==> flow/design.v <==
`timescale 1ns / 1ps
module IDP_encoder_42(   
    input wire[29 - 1 : 0] datain,     
    input wire clock,
    output reg[41:0] codeout     
    );
    reg [3:0] code_reg;
    wire [41 - 4 : 0] code_wire;     
    reg [27 - 1 : 0] r_msb;    
    always @(datain) begin       
        if(datain < 102334155) begin   
            code_reg[3:0] = 4'b0000;
            r_msb = datain; 
        end
        else if( (datain >= 102334155) && (datain < 165580141) ) begin
            code_reg[3:0] = 4'b0001;
            r_msb = datain - 63245986; 
        end
        else if( (datain >= 165580141) && (datain < 267914296) ) begin
            code_reg[3:0] = 4'b1000;
            r_msb = datain - 165580141; 
        end
        else if( (datain >= 267914296) && (datain < (165580141 * 2)) ) begin
            code_reg[3:0] = 4'b1001;
            r_msb = datain - 63245986 - 165580141; 
        end
        else if( (datain >= (165580141 * 2)) && (datain < 433494437) ) begin
            code_reg[3:0] = 4'b0011;
            r_msb = datain - 63245986 - 267914296; 
        end
        else if( (datain >= 433494437) && (datain < (267914296 * 2)) ) begin
            code_reg[3:0] = 4'b1100;
            r_msb = datain - 267914296 - 165580141; 
        end
        else if( (datain >= (267914296 * 2)) && (datain < (267914296 * 2 + 63245986)) ) begin
            code_reg[3:0] = 4'b0110;
            r_msb = datain - (267914296 * 2); 
        end
        else if( (datain >= (267914296 * 2 + 63245986)) && (datain < 701408733) ) begin
            code_reg[3:0] = 4'b0111;
            r_msb = datain - (267914296 * 2) - 63245986; 
        end
        else if( (datain >= 701408733) && (datain < (701408733 + 63245986)) ) begin
            code_reg[3:0] = 4'b1110;
            r_msb = datain - (267914296 * 2) - 165580141; 
        end
        else begin
            code_reg[3:0] = 4'b1111;
            r_msb = datain - (267914296 * 2) - 165580141 - 63245986; 
        end
    end
    wire [26 - 1 : 0] r37;
    wire [26 - 1 : 0] r36;
    wire [25 - 1 : 0] r35;
    wire [24 - 1 : 0] r34;
    wire [24 - 1 : 0] r33;
    wire [23 - 1 : 0] r32;
    wire [22 - 1 : 0] r31;
    wire [22 - 1 : 0] r30;
    wire [21 - 1 : 0] r29;
    wire [20 - 1 : 0] r28;
    wire [19 - 1 : 0] r27;
    wire [19 - 1 : 0] r26;
    wire [18 - 1 : 0] r25;
    wire [17 - 1 : 0] r24;
    wire [17 - 1 : 0] r23;
    wire [16 - 1 : 0] r22;
    wire [15 - 1 : 0] r21;
    wire [15 - 1 : 0] r20;
    wire [14 - 1 : 0] r19;
    wire [13 - 1 : 0] r18;
    wire [13 - 1 : 0] r17;
    wire [12 - 1 : 0] r16;
    wire [11 - 1 : 0] r15;
    wire [10 - 1 : 0] r14;
    wire [10 - 1 : 0] r13;
    wire [9 - 1 : 0] r12;
    wire [8 - 1 : 0] r11;
    wire [8 - 1 : 0] r10;
    wire [7 - 1 : 0] r09;
    wire [6 - 1 : 0] r08;
    wire [6 - 1 : 0] r07;
    wire [5 - 1 : 0] r06;
    wire [4 - 1 : 0] r05;
    wire [3 - 1 : 0] r04;
    wire [3 - 1 : 0] r03;
    wire [2 - 1 : 0] r02;
    wire [1 - 1 : 0] r01;
    assign r37 = (code_wire[37] == 0) ? (r_msb) : (r_msb - 39088169);
    assign r36 = (code_wire[36] == 0) ? (r37) : (r37 - 24157817);
    assign r35 = (code_wire[35] == 0) ? (r36) : (r36 - 14930352);
    assign r34 = (code_wire[34] == 0) ? (r35) : (r35 - 9227465);
    assign r33 = (code_wire[33] == 0) ? (r34) : (r34 - 5702887);
    assign r32 = (code_wire[32] == 0) ? (r33) : (r33 - 3524578);
    assign r31 = (code_wire[31] == 0) ? (r32) : (r32 - 2178309);
    assign r30 = (code_wire[30] == 0) ? (r31) : (r31 - 1346269);
    assign r29 = (code_wire[29] == 0) ? (r30) : (r30 - 832040);
    assign r28 = (code_wire[28] == 0) ? (r29) : (r29 - 514229);
    assign r27 = (code_wire[27] == 0) ? (r28) : (r28 - 317811);
    assign r26 = (code_wire[26] == 0) ? (r27) : (r27 - 196418);
    assign r25 = (code_wire[25] == 0) ? (r26) : (r26 - 121393);
    assign r24 = (code_wire[24] == 0) ? (r25) : (r25 - 75025);
    assign r23 = (code_wire[23] == 0) ? (r24) : (r24 - 46368);
    assign r22 = (code_wire[22] == 0) ? (r23) : (r23 - 28657);
    assign r21 = (code_wire[21] == 0) ? (r22) : (r22 - 17711);
    assign r20 = (code_wire[20] == 0) ? (r21) : (r21 - 10946);
    assign r19 = (code_wire[19] == 0) ? (r20) : (r20 - 6765);
    assign r18 = (code_wire[18] == 0) ? (r19) : (r19 - 4181);
    assign r17 = (code_wire[17] == 0) ? (r18) : (r18 - 2584);
    assign r16 = (code_wire[16] == 0) ? (r17) : (r17 - 1597);
    assign r15 = (code_wire[15] == 0) ? (r16) : (r16 - 987);
    assign r14 = (code_wire[14] == 0) ? (r15) : (r15 - 610);
    assign r13 = (code_wire[13] == 0) ? (r14) : (r14 - 377);
    assign r12 = (code_wire[12] == 0) ? (r13) : (r13 - 233);
    assign r11 = (code_wire[11] == 0) ? (r12) : (r12 - 144);
    assign r10 = (code_wire[10] == 0) ? (r11) : (r11 - 89);
    assign r09 = (code_wire[09] == 0) ? (r10) : (r10 - 55);
    assign r08 = (code_wire[08] == 0) ? (r09) : (r09 - 34);
    assign r07 = (code_wire[07] == 0) ? (r08) : (r08 - 21);
    assign r06 = (code_wire[06] == 0) ? (r07) : (r07 - 13);
    assign r05 = (code_wire[05] == 0) ? (r06) : (r06 - 8);
    assign r04 = (code_wire[04] == 0) ? (r05) : (r05 - 5);
    assign r03 = (code_wire[03] == 0) ? (r04) : (r04 - 3);
    assign r02 = (code_wire[02] == 0) ? (r03) : (r03 - 2);
    assign r01 = (code_wire[01] == 0) ? (r02) : (r02 - 1);
    assign code_wire[37] = (r_msb < 39088169) ? (0) : ( (r_msb >= 63245986) ? (1) : (code_reg[0]) );
    assign code_wire[36] = (r37 < 24157817) ? (0) : ( (r37 >= 39088169) ? (1) : (code_wire[37]) );
    assign code_wire[35] = (r36 < 14930352) ? (0) : ( (r36 >= 24157817) ? (1) : (code_wire[36]) );
    assign code_wire[34] = (r35 < 9227465) ? (0) : ( (r35 >= 14930352) ? (1) : (code_wire[35]) );
    assign code_wire[33] = (r34 < 5702887) ? (0) : ( (r34 >= 9227465) ? (1) : (code_wire[34]) );
    assign code_wire[32] = (r33 < 3524578) ? (0) : ( (r33 >= 5702887) ? (1) : (code_wire[33]) );
    assign code_wire[31] = (r32 < 2178309) ? (0) : ( (r32 >= 3524578) ? (1) : (code_wire[32]) );
    assign code_wire[30] = (r31 < 1346269) ? (0) : ( (r31 >= 2178309) ? (1) : (code_wire[31]) );
    assign code_wire[29] = (r30 < 832040) ? (0) : ( (r30 >= 1346269) ? (1) : (code_wire[30]) );
    assign code_wire[28] = (r29 < 514229) ? (0) : ( (r29 >= 832040) ? (1) : (code_wire[29]) );
    assign code_wire[27] = (r28 < 317811) ? (0) : ( (r28 >= 514229) ? (1) : (code_wire[28]) );
    assign code_wire[26] = (r27 < 196418) ? (0) : ( (r27 >= 317811) ? (1) : (code_wire[27]) );
    assign code_wire[25] = (r26 < 121393) ? (0) : ( (r26 >= 196418) ? (1) : (code_wire[26]) );
    assign code_wire[24] = (r25 < 75025) ? (0) : ( (r25 >= 121393) ? (1) : (code_wire[25]) );
    assign code_wire[23] = (r24 < 46368) ? (0) : ( (r24 >= 75025) ? (1) : (code_wire[24]) );
    assign code_wire[22] = (r23 < 28657) ? (0) : ( (r23 >= 46368) ? (1) : (code_wire[23]) );
    assign code_wire[21] = (r22 < 17711) ? (0) : ( (r22 >= 28657) ? (1) : (code_wire[22]) );
    assign code_wire[20] = (r21 < 10946) ? (0) : ( (r21 >= 17711) ? (1) : (code_wire[21]) );
    assign code_wire[19] = (r20 < 6765) ? (0) : ( (r20 >= 10946) ? (1) : (code_wire[20]) );
    assign code_wire[18] = (r19 < 4181) ? (0) : ( (r19 >= 6765) ? (1) : (code_wire[19]) );
    assign code_wire[17] = (r18 < 2584) ? (0) : ( (r18 >= 4181) ? (1) : (code_wire[18]) );
    assign code_wire[16] = (r17 < 1597) ? (0) : ( (r17 >= 2584) ? (1) : (code_wire[17]) );
    assign code_wire[15] = (r16 < 987) ? (0) : ( (r16 >= 1597) ? (1) : (code_wire[16]) );
    assign code_wire[14] = (r15 < 610) ? (0) : ( (r15 >= 987) ? (1) : (code_wire[15]) );
    assign code_wire[13] = (r14 < 377) ? (0) : ( (r14 >= 610) ? (1) : (code_wire[14]) );
    assign code_wire[12] = (r13 < 233) ? (0) : ( (r13 >= 377) ? (1) : (code_wire[13]) );
    assign code_wire[11] = (r12 < 144) ? (0) : ( (r12 >= 233) ? (1) : (code_wire[12]) );
    assign code_wire[10] = (r11 < 89) ? (0) : ( (r11 >= 144) ? (1) : (code_wire[11]) );
    assign code_wire[9] = (r10 < 55) ? (0) : ( (r10 >= 89) ? (1) : (code_wire[10]) );
    assign code_wire[8] = (r09 < 34) ? (0) : ( (r09 >= 55) ? (1) : (code_wire[9]) );
    assign code_wire[7] = (r08 < 21) ? (0) : ( (r08 >= 34) ? (1) : (code_wire[8]) );
    assign code_wire[6] = (r07 < 13) ? (0) : ( (r07 >= 21) ? (1) : (code_wire[7]) );
    assign code_wire[5] = (r06 < 8) ? (0) : ( (r06 >= 13) ? (1) : (code_wire[6]) );
    assign code_wire[4] = (r05 < 5) ? (0) : ( (r05 >= 8) ? (1) : (code_wire[5]) );
    assign code_wire[3] = (r04 < 3) ? (0) : ( (r04 >= 5) ? (1) : (code_wire[4]) );
    assign code_wire[2] = (r03 < 2) ? (0) : ( (r03 >= 3) ? (1) : (code_wire[3]) );
    assign code_wire[1] = (r02 < 1) ? (0) : ( (r02 >= 2) ? (1) : (code_wire[2]) );
    assign code_wire[0] = r01;
    always @(posedge clock) begin
        codeout[41 - 4 : 0] <= code_wire;
        codeout[41 : 41 - 3] <= code_reg;
    end
endmodule
Ticket comment

**From RTL to reports: IDP_encoder_42**

Module IDP_encoder_42 before and after one edit of its RTL, step after step.
"unedited" refers to lines of the RTL above, "edited" to lines of the edited file.
"change": "edited" minus "unedited" as printed here. "relative change": 100 x difference / "unedited".
Operators carry their Yosys type and port widths (W data, S select, Z words).
Library cell names are shortened.
A cell with -- has no value.

- Top module: IDP_encoder_42
- Clock input: clock
- Library: sky130hd
- Corner: tt_025C_1v80

**Edit of the RTL**

Unified diff, file above to edited file.
This change comes from a script, not from a designer; no optimisation was intended.

```diff
@@ -37,5 +37,5 @@
             r_msb = datain - (267914296 * 2); 
         end
-        else if( (datain >= (267914296 * 2 + 63245986)) && (datain < 701408733) ) begin
+        else if( (datain >= (267914296 * 2 + 63245986)) && (datain >= 701408733) ) begin
             code_reg[3:0] = 4'b0111;
             r_msb = datain - (267914296 * 2) - 63245986; 
```

**Word-level counts**

Yosys after proc, flatten, opt, wreduce and memory -nomap, before mapping. Enables and synchronous resets that opt folds into registers are not counted as muxes. Memory bits, and registers merged into a memory's read port (data or address), are not among the register bits. Print and check cells are not counted. Equal cells are merged and count once.

Word-level totals:

| item | unedited | edited | change | relative change (%) |
|---|---|---|---|---|
| bits in registers | 42 | 42 | 0 | 0.00 |
| cells after elaboration | 277 | 276 | -1 | -0.36 |
| output and inout port bits | 42 | 42 | 0 | 0.00 |
| input bits | 30 | 30 | 0 | 0.00 |

Cells by class:

| item | unedited | edited | change | relative change (%) |
|---|---|---|---|---|
| multiplexer cells | 129 | 129 | 0 | 0.00 |
| add/subtract/negate cells | 47 | 47 | 0 | 0.00 |
| $lt $le $gt $ge | 91 | 90 | -1 | -1.10 |
| reductions and logical operators | 8 | 8 | 0 | 0.00 |

Operators by type and width:

| operator | unedited | edited | change | relative change (%) |
|---|---|---|---|---|
| $lt A29 B30 Y1 const B | 3 | 2 | -1 | -33.33 |

Operator kinds equal on both sides are left out: 149.

**Depth**

Longest topological path by Yosys (ltp), each cell counted once; first at word level (registers and memories cut), then after technology mapping (sequential cells cut; the memories' decode and read muxes count).

Logic depth:

| item | unedited | edited | change | relative change (%) |
|---|---|---|---|---|
| word-level depth | 160 | 160 | 0 | 0.00 |
| ABC_AREA | 0 | 0 | -- | -- |
| mapped depth | 325 | 341 | +16 | +4.92 |
| gate-level depth less buffers | 276 | 292 | +16 | +5.80 |

**After synthesis**

The flow's flattened synthesis, as Yosys stat reports it; memories are mapped. The netlist is that of the ABC_AREA named above (0 if unset); the other value can give another one.

Mapped netlist:

| item | unedited | edited | change | relative change (%) |
|---|---|---|---|---|
| flip-flop cells | 42 | 42 | 0 | 0.00 |
| buffers | 311 | 292 | -19 | -6.11 |
| mapped area (µm²) | 43,469.2 | 39,804.4 | -3,664.8 | -8.43 |
| sequential area (µm²) | 840.8 | 840.8 | 0.0 | 0.00 |
| mapped cells | 6,063 | 5,909 | -154 | -2.54 |

Cells by type:

| cell | unedited | edited | change | relative change (%) |
|---|---|---|---|---|
| nand2_1 | 467 | 569 | +102 | +21.84 |
| buf_6 | 80 | 31 | -49 | -61.25 |
| xnor2_1 | 457 | 498 | +41 | +8.97 |
| buf_2 | 59 | 98 | +39 | +66.10 |
| nor3_1 | 222 | 195 | -27 | -12.16 |
| or2_2 | 60 | 34 | -26 | -43.33 |
| clkbuf_1 | 77 | 102 | +25 | +32.47 |
| a21o_2 | 22 | 1 | -21 | -95.45 |
| nor2b_1 | 23 | 43 | +20 | +86.96 |
| and3_1 | 79 | 61 | -18 | -22.78 |
| nor2_2 | 22 | 4 | -18 | -81.82 |
| inv_2 | 18 | 36 | +18 | +100.00 |
| inv_1 | 186 | 203 | +17 | +9.14 |
| buf_4 | 52 | 35 | -17 | -32.69 |
| xor2_1 | 147 | 163 | +16 | +10.88 |
| o21ai_2 | 26 | 10 | -16 | -61.54 |
| nand2_2 | 22 | 7 | -15 | -68.18 |
| a21oi_1 | 330 | 344 | +14 | +4.24 |

Cell types equal on both sides are left out: 13.
The list need not be complete.

**Worst setup path after synthesis**

Path of least setup slack by OpenSTA after synthesis, without wires, with an ideal clock, recovery checks aside; 20% of the period is set as input and as output delay. Where synthesis merged equal registers, the netlist keeps one of their names.

Timing path after synthesis:

| item | unedited | edited | change | relative change (%) |
|---|---|---|---|---|
| path kind | input -> register | input -> register | -- | -- |
| start | input port datain[2] | input port datain[1] | -- | -- |
| end | register codeout[0] | register codeout[0] | -- | -- |
| time at the first pin (ns) | 14.000 | 14.000 | 0.000 | 0.00 |
| required time (ns) | 69.878 | 69.868 | -0.010 | -0.01 |
| buffers on the path | 47 | 49 | +2 | +4.26 |
| path slack (ns) | -3.300 | -6.729 | -3.429 | -- |
| delay of the path (ns) | 59.300 | 62.729 | +3.429 | +5.78 |
| external input delay (ns) | 14.000 | 14.000 | 0.000 | 0.00 |
| stages | 303 | 324 | +21 | +6.93 |
| setup time (ns) | 0.122 | 0.132 | +0.010 | -- |
| arrival (ns) | 73.178 | 76.597 | +3.419 | +4.67 |
| period (ns) | 70.0 | 70.0 | 0.0 | 0.00 |
| period reached after synthesis (ns) | 73.3 | 76.729 | +3.429 | +4.68 |

"delay of the path" = arrival - input delay + setup time.
"stages": output pins that drive a net of the path, with the launching flip-flop's if there is one; two outputs of one cell count as two.
"period reached after synthesis" = period - worst setup slack (recovery checks aside). The figure is calculated, with input and output delays left at 20% of the set period.
The rows between start and end are the longest chain of elaborated cells between them; the timing report does not say that the signal goes this way. Where chains are equally long, one stands for them.
A line is the first line of the expression or statement that the cell stems from. Yosys adds cells for indexed reads and writes and turns some case tables into memories.

Between the ends, after synthesis, unedited:
- Cell sequence: buf_2 -> inv_1 -> ha_1 -> buf_4 -> xor2_1 -> ha_1 -> nand2b_1 -> a221oi_1 -> o21ai_1 -> a21oi_1 -> nor3_1 -> o41a_1 -> a41o_4 -> or4_4 -> o211ai_4 -> a2111o_4 -> a31oi_4 -> a21oi_4 -> [267 not listed] -> a21oi_1 -> ha_1 -> o32a_1 -> o211ai_2 -> buf_4 -> mux2_2 -> ha_1 -> or2_1 -> o211ai_2 -> nand3_2 -> mux2i_4 -> inv_2 -> ha_1 -> inv_1 -> a21oi_1 -> a31oi_1 -> o32ai_1 -> a221o_1
- Cells in the longest elaborated chain: 160
- Elaborated cells between the ends (all ways): 275
- Those cells by class: add/sub: 47; compare: 91; mux: 129; reduce/logical: 8

RTL lines, path after synthesis, unedited:

| item | RTL line | text |
|---|---|---|
| start: declaration | 3 | `input wire[29 - 1 : 0] datain,` |
| $sub A27 B27 Y27 | 49 | `r_msb = datain - (267914296 * 2) - 165580141 - 63245986;` |
| $sub A27 B26 Y27 | 49 |  |
| $sub A27 B27 Y27 | 49 |  |
| $mux W27 | 43 | `else if( (datain >= 701408733) && (datain < (701408733 + 63245986)) ) begin` |
| $mux W27 | 39 | `else if( (datain >= (267914296 * 2 + 63245986)) && (datain < 701408733) ) begin` |
| $mux W27 | 35 | `else if( (datain >= (267914296 * 2)) && (datain < (267914296 * 2 + 63245986)) ) begin` |
| $mux W27 | 31 | `else if( (datain >= 433494437) && (datain < (267914296 * 2)) ) begin` |
| [144 not listed] | -- |  |
| $mux W3 | 123 | `assign r03 = (code_wire[03] == 0) ? (r04) : (r04 - 3);` |
| $ge A3 B2 Y1 | 161 | `assign code_wire[2] = (r03 < 2) ? (0) : ( (r03 >= 3) ? (1) : (code_wire[3]) );` |
| $mux W1 (2 in a row) | 161 |  |
| $mux W2 | 124 | `assign r02 = (code_wire[02] == 0) ? (r03) : (r03 - 2);` |
| $ge A2 B2 Y1 | 162 | `assign code_wire[1] = (r02 < 1) ? (0) : ( (r02 >= 2) ? (1) : (code_wire[2]) );` |
| $mux W1 (2 in a row) | 162 |  |
| $mux W1 | 125 | `assign r01 = (code_wire[01] == 0) ? (r02) : (r02 - 1);` |
| end: assignment | 165 | `codeout[41 - 4 : 0] <= code_wire;` |
| end: declaration | 5 | `output reg[41:0] codeout` |

Some nets on the timed path still bear RTL names; the line given drives or declares the net.

Nets with RTL names, path after synthesis, unedited:

| signal | RTL line | text |
|---|---|---|
| code_wire[37] | 126 | `assign code_wire[37] = (r_msb < 39088169) ? (0) : ( (r_msb >= 63245986) ? (1) : (code_reg[0]) );` |
| code_wire[31] | 132 | `assign code_wire[31] = (r32 < 2178309) ? (0) : ( (r32 >= 3524578) ? (1) : (code_wire[32]) );` |
| code_wire[28] | 135 | `assign code_wire[28] = (r29 < 514229) ? (0) : ( (r29 >= 832040) ? (1) : (code_wire[29]) );` |
| code_wire[25] | 138 | `assign code_wire[25] = (r26 < 121393) ? (0) : ( (r26 >= 196418) ? (1) : (code_wire[26]) );` |
| code_wire[24] | 139 | `assign code_wire[24] = (r25 < 75025) ? (0) : ( (r25 >= 121393) ? (1) : (code_wire[25]) );` |

Between the ends, after synthesis, edited:
- Cell sequence: clkbuf_1 -> inv_1 -> ha_1 -> buf_2 -> or4b_1 -> buf_2 -> a2111oi_1 -> nor4_1 -> nor3_2 -> o211ai_1 -> or3_1 -> clkbuf_1 -> a311oi_1 -> nand2_1 -> a21oi_2 -> and4b_1 -> a2111oi_2 -> o2111a_2 -> [288 not listed] -> a21oi_1 -> o2111a_1 -> and2_1 -> buf_2 -> xnor2_1 -> inv_2 -> ha_1 -> o21ba_1 -> o211ai_1 -> o21ai_2 -> clkinv_1 -> nor2_1 -> a21o_1 -> ha_1 -> o21ai_0 -> a21oi_1 -> o21ai_2 -> o311ai_1
- Cells in the longest elaborated chain: 160
- Elaborated cells between the ends (all ways): 274
- Those cells by class: add/sub: 47; compare: 90; mux: 129; reduce/logical: 8

RTL lines, path after synthesis, edited:

| item | RTL line | text |
|---|---|---|
| start: declaration | 3 | `input wire[29 - 1 : 0] datain,` |
| $sub A27 B27 Y27 | 49 | `r_msb = datain - (267914296 * 2) - 165580141 - 63245986;` |
| $sub A27 B26 Y27 | 49 |  |
| $sub A27 B27 Y27 | 49 |  |
| $mux W27 | 43 | `else if( (datain >= 701408733) && (datain < (701408733 + 63245986)) ) begin` |
| $mux W27 | 39 | `else if( (datain >= (267914296 * 2 + 63245986)) && (datain >= 701408733) ) begin` |
| $mux W27 | 35 | `else if( (datain >= (267914296 * 2)) && (datain < (267914296 * 2 + 63245986)) ) begin` |
| $mux W27 | 31 | `else if( (datain >= 433494437) && (datain < (267914296 * 2)) ) begin` |
| [144 not listed] | -- |  |
| $mux W3 | 123 | `assign r03 = (code_wire[03] == 0) ? (r04) : (r04 - 3);` |
| $ge A3 B2 Y1 | 161 | `assign code_wire[2] = (r03 < 2) ? (0) : ( (r03 >= 3) ? (1) : (code_wire[3]) );` |
| $mux W1 (2 in a row) | 161 |  |
| $mux W2 | 124 | `assign r02 = (code_wire[02] == 0) ? (r03) : (r03 - 2);` |
| $ge A2 B2 Y1 | 162 | `assign code_wire[1] = (r02 < 1) ? (0) : ( (r02 >= 2) ? (1) : (code_wire[2]) );` |
| $mux W1 (2 in a row) | 162 |  |
| $mux W1 | 125 | `assign r01 = (code_wire[01] == 0) ? (r02) : (r02 - 1);` |
| end: assignment | 165 | `codeout[41 - 4 : 0] <= code_wire;` |
| end: declaration | 5 | `output reg[41:0] codeout` |

Nets with RTL names, path after synthesis, edited:

| signal | RTL line | text |
|---|---|---|
| code_wire[37] | 126 | `assign code_wire[37] = (r_msb < 39088169) ? (0) : ( (r_msb >= 63245986) ? (1) : (code_reg[0]) );` |
| code_wire[28] | 135 | `assign code_wire[28] = (r29 < 514229) ? (0) : ( (r29 >= 832040) ? (1) : (code_wire[29]) );` |
| code_wire[25] | 138 | `assign code_wire[25] = (r26 < 121393) ? (0) : ( (r26 >= 196418) ? (1) : (code_wire[26]) );` |
| code_wire[22] | 141 | `assign code_wire[22] = (r23 < 28657) ? (0) : ( (r23 >= 46368) ? (1) : (code_wire[23]) );` |
| code_wire[21] | 142 | `assign code_wire[21] = (r22 < 17711) ? (0) : ( (r22 >= 28657) ? (1) : (code_wire[22]) );` |

**Timing after layout**

From the final timing report of each run of set A: the path of least setup slack in the routed layout; clock arrival at registers is part of the times.

Timing path post-layout:

| item | unedited | edited | change | relative change (%) |
|---|---|---|---|---|
| path kind | input -> register | input -> register | -- | -- |
| start | input port datain[6] | input port datain[0] | -- | -- |
| end | register codeout[0] | register codeout[2] | -- | -- |
| external input delay (ns) | 14.00 | 14.00 | 0.00 | 0.00 |
| path slack (ns) | 2.50 | 2.46 | -0.04 | -- |
| setup time (ns) | 0.10 | 0.06 | -0.04 | -- |
| required time (ns) | 70.29 | 70.32 | +0.03 | +0.04 |
| arrival (ns) | 67.79 | 67.85 | +0.06 | +0.09 |
| time at the first pin (ns) | 14.00 | 14.00 | 0.00 | 0.00 |
| buffers on the path | 13 | 18 | +5 | +38.46 |
| stages | 249 | 278 | +29 | +11.65 |
| period (ns) | 70.0 | 70.0 | 0.0 | 0.00 |

The rows between start and end are the longest chain of elaborated cells between them; the timing report does not say that the signal goes this way. Where chains are equally long, one stands for them.

Between the ends, post-layout, unedited:
- Cell sequence: clkdlybuf4s50_1 -> nand2_1 -> a2111oi_0 -> nand4b_1 -> nand2_4 -> o211ai_1 -> buf_4 -> o41a_1 -> a41o_4 -> or4_4 -> o211ai_4 -> a2111o_4 -> a31oi_4 -> a21oi_4 -> buf_4 -> xnor2_2 -> inv_1 -> ha_1 -> [213 not listed] -> xnor2_2 -> ha_2 -> inv_1 -> a21oi_1 -> o32a_1 -> o211ai_4 -> mux2_4 -> ha_1 -> or2_1 -> o211ai_2 -> nand3_4 -> mux2i_4 -> inv_2 -> ha_1 -> nand2_1 -> o21ai_0 -> a21o_1 -> a221o_1
- Cells in the longest elaborated chain: 160
- Elaborated cells between the ends (all ways): 275
- Those cells by class: add/sub: 47; compare: 91; mux: 129; reduce/logical: 8

RTL lines, path post-layout, unedited:

| item | RTL line | text |
|---|---|---|
| start: declaration | 3 | `input wire[29 - 1 : 0] datain,` |
| $sub A27 B27 Y27 | 49 | `r_msb = datain - (267914296 * 2) - 165580141 - 63245986;` |
| $sub A27 B26 Y27 | 49 |  |
| $sub A27 B27 Y27 | 49 |  |
| $mux W27 | 43 | `else if( (datain >= 701408733) && (datain < (701408733 + 63245986)) ) begin` |
| $mux W27 | 39 | `else if( (datain >= (267914296 * 2 + 63245986)) && (datain < 701408733) ) begin` |
| $mux W27 | 35 | `else if( (datain >= (267914296 * 2)) && (datain < (267914296 * 2 + 63245986)) ) begin` |
| $mux W27 | 31 | `else if( (datain >= 433494437) && (datain < (267914296 * 2)) ) begin` |
| [144 not listed] | -- |  |
| $mux W3 | 123 | `assign r03 = (code_wire[03] == 0) ? (r04) : (r04 - 3);` |
| $ge A3 B2 Y1 | 161 | `assign code_wire[2] = (r03 < 2) ? (0) : ( (r03 >= 3) ? (1) : (code_wire[3]) );` |
| $mux W1 (2 in a row) | 161 |  |
| $mux W2 | 124 | `assign r02 = (code_wire[02] == 0) ? (r03) : (r03 - 2);` |
| $ge A2 B2 Y1 | 162 | `assign code_wire[1] = (r02 < 1) ? (0) : ( (r02 >= 2) ? (1) : (code_wire[2]) );` |
| $mux W1 (2 in a row) | 162 |  |
| $mux W1 | 125 | `assign r01 = (code_wire[01] == 0) ? (r02) : (r02 - 1);` |
| end: assignment | 165 | `codeout[41 - 4 : 0] <= code_wire;` |
| end: declaration | 5 | `output reg[41:0] codeout` |

Some nets on the timed path still bear RTL names; the line given drives or declares the net.

Nets with RTL names, path post-layout, unedited:

| signal | RTL line | text |
|---|---|---|
| code_wire[14] | 149 | `assign code_wire[14] = (r15 < 610) ? (0) : ( (r15 >= 987) ? (1) : (code_wire[15]) );` |
| code_wire[13] | 150 | `assign code_wire[13] = (r14 < 377) ? (0) : ( (r14 >= 610) ? (1) : (code_wire[14]) );` |
| code_wire[8] | 155 | `assign code_wire[8] = (r09 < 34) ? (0) : ( (r09 >= 55) ? (1) : (code_wire[9]) );` |

Between the ends, post-layout, edited:
- Cell sequence: clkdlybuf4s50_1 -> inv_1 -> buf_4 -> ha_1 -> ha_2 -> inv_1 -> o311a_1 -> o211ai_1 -> a21o_1 -> o21ba_2 -> or3b_1 -> a21oi_2 -> o221ai_2 -> or3b_4 -> a2111oi_4 -> o2111a_2 -> o31ai_4 -> nand2_4 -> [242 not listed] -> mux2i_1 -> o211ai_1 -> a21oi_1 -> o2111a_2 -> and2_4 -> mux2_4 -> ha_1 -> o21ba_1 -> o211ai_1 -> o21ai_2 -> clkinv_2 -> nor2_1 -> a21o_1 -> ha_1 -> o21ai_4 -> a21oi_1 -> o21ai_2 -> a2bb2oi_1
- Cells in the longest elaborated chain: 155
- Elaborated cells between the ends (all ways): 266
- Those cells by class: add/sub: 45; compare: 88; mux: 125; reduce/logical: 8

RTL lines, path post-layout, edited:

| item | RTL line | text |
|---|---|---|
| start: declaration | 3 | `input wire[29 - 1 : 0] datain,` |
| $sub A27 B27 Y27 | 49 | `r_msb = datain - (267914296 * 2) - 165580141 - 63245986;` |
| $sub A27 B26 Y27 | 49 |  |
| $sub A27 B27 Y27 | 49 |  |
| $mux W27 | 43 | `else if( (datain >= 701408733) && (datain < (701408733 + 63245986)) ) begin` |
| $mux W27 | 39 | `else if( (datain >= (267914296 * 2 + 63245986)) && (datain >= 701408733) ) begin` |
| $mux W27 | 35 | `else if( (datain >= (267914296 * 2)) && (datain < (267914296 * 2 + 63245986)) ) begin` |
| $mux W27 | 31 | `else if( (datain >= 433494437) && (datain < (267914296 * 2)) ) begin` |
| [138 not listed] | -- |  |
| $mux W1 (2 in a row) | 159 | `assign code_wire[4] = (r05 < 5) ? (0) : ( (r05 >= 8) ? (1) : (code_wire[5]) );` |
| $mux W3 | 122 | `assign r04 = (code_wire[04] == 0) ? (r05) : (r05 - 5);` |
| $ge A3 B3 Y1 | 160 | `assign code_wire[3] = (r04 < 3) ? (0) : ( (r04 >= 5) ? (1) : (code_wire[4]) );` |
| $mux W1 (2 in a row) | 160 |  |
| $mux W3 | 123 | `assign r03 = (code_wire[03] == 0) ? (r04) : (r04 - 3);` |
| $ge A3 B2 Y1 | 161 | `assign code_wire[2] = (r03 < 2) ? (0) : ( (r03 >= 3) ? (1) : (code_wire[3]) );` |
| $mux W1 (2 in a row) | 161 |  |
| end: assignment | 165 | `codeout[41 - 4 : 0] <= code_wire;` |
| end: declaration | 5 | `output reg[41:0] codeout` |

Nets with RTL names, path post-layout, edited:

| signal | RTL line | text |
|---|---|---|
| code_wire[19] | 144 | `assign code_wire[19] = (r20 < 6765) ? (0) : ( (r20 >= 10946) ? (1) : (code_wire[20]) );` |
| code_wire[4] | 159 |  |

**Layout results**

Runs of the flow (Yosys, OpenROAD) on both versions; the two runs of a pair have the same settings. The constraints put input and output delay at 20% of the set period each and load the outputs with 0.01 pF.

Settings, set A:
- CORE_UTILIZATION: 40
- CTS_CLUSTER_DIAMETER: 60
- CTS_CLUSTER_SIZE: 10
- period_ns: 70.0
- CAP_MARGIN: 20
- CORE_MARGIN: 2
- SLEW_MARGIN: 20

Final reports, set A:

| item | unedited | edited | change | relative change (%) |
|---|---|---|---|---|
| final worst hold slack (ns) | 14.766 | 14.648 | -0.118 | -- |
| std-cell area (final layout) (µm²) | 51,384.3 | 50,558.5 | -825.8 | -1.61 |
| worst slack on setup checks (ns) | 2.499 | 2.464 | -0.035 | -- |
| post-route utilization (%) | 47.9 | 51.3 | +3.4 | -- |
| total negative setup slack (ns) | 0.000 | 0.000 | 0.000 | -- |
| cell area after synthesis (µm²) | 43,469.2 | 39,804.4 | -3,664.8 | -8.43 |
| area inside the die boundary (µm²) | 111,326.0 | 102,051.0 | -9,275.0 | -8.33 |
| clock period reached (ns) | 67.501 | 67.536 | +0.035 | +0.05 |

Settings, set B:
- CELL_PAD_IN_SITES_DETAIL_PLACEMENT: 0
- CORE_ASPECT_RATIO: 0.88
- CORE_UTILIZATION: 67
- CTS_CLUSTER_DIAMETER: 60
- CTS_CLUSTER_SIZE: 69
- MAX_ROUTING_LAYER: met4
- PLACE_DENSITY_LB_ADDON: 0.02
- SETUP_SLACK_MARGIN: 5.0
- TNS_END_PERCENT: 80
- period_ns: 84.7
- CAP_MARGIN: 20
- CORE_MARGIN: 2
- SLEW_MARGIN: 20

Final reports, set B:

| item | unedited | edited | change | relative change (%) |
|---|---|---|---|---|
| final worst hold slack (ns) | 17.976 | 17.787 | -0.189 | -- |
| std-cell area (final layout) (µm²) | 46,116.7 | 44,148.6 | -1,968.1 | -4.27 |
| worst slack on setup checks (ns) | 7.627 | 7.139 | -0.488 | -- |
| post-route utilization (%) | 71.9 | 75.4 | +3.5 | -- |
| total negative setup slack (ns) | 0.000 | 0.000 | 0.000 | -- |
| cell area after synthesis (µm²) | 43,469.2 | 39,804.4 | -3,664.8 | -8.43 |
| area inside the die boundary (µm²) | 66,937.4 | 61,380.0 | -5,557.4 | -8.30 |
| clock period reached (ns) | 77.073 | 77.561 | +0.488 | +0.63 |

"clock period reached" is the run's clock period less its worst setup slack. It is reckoned from that one timing run; input and output delays stay at 20% of the period that was set.
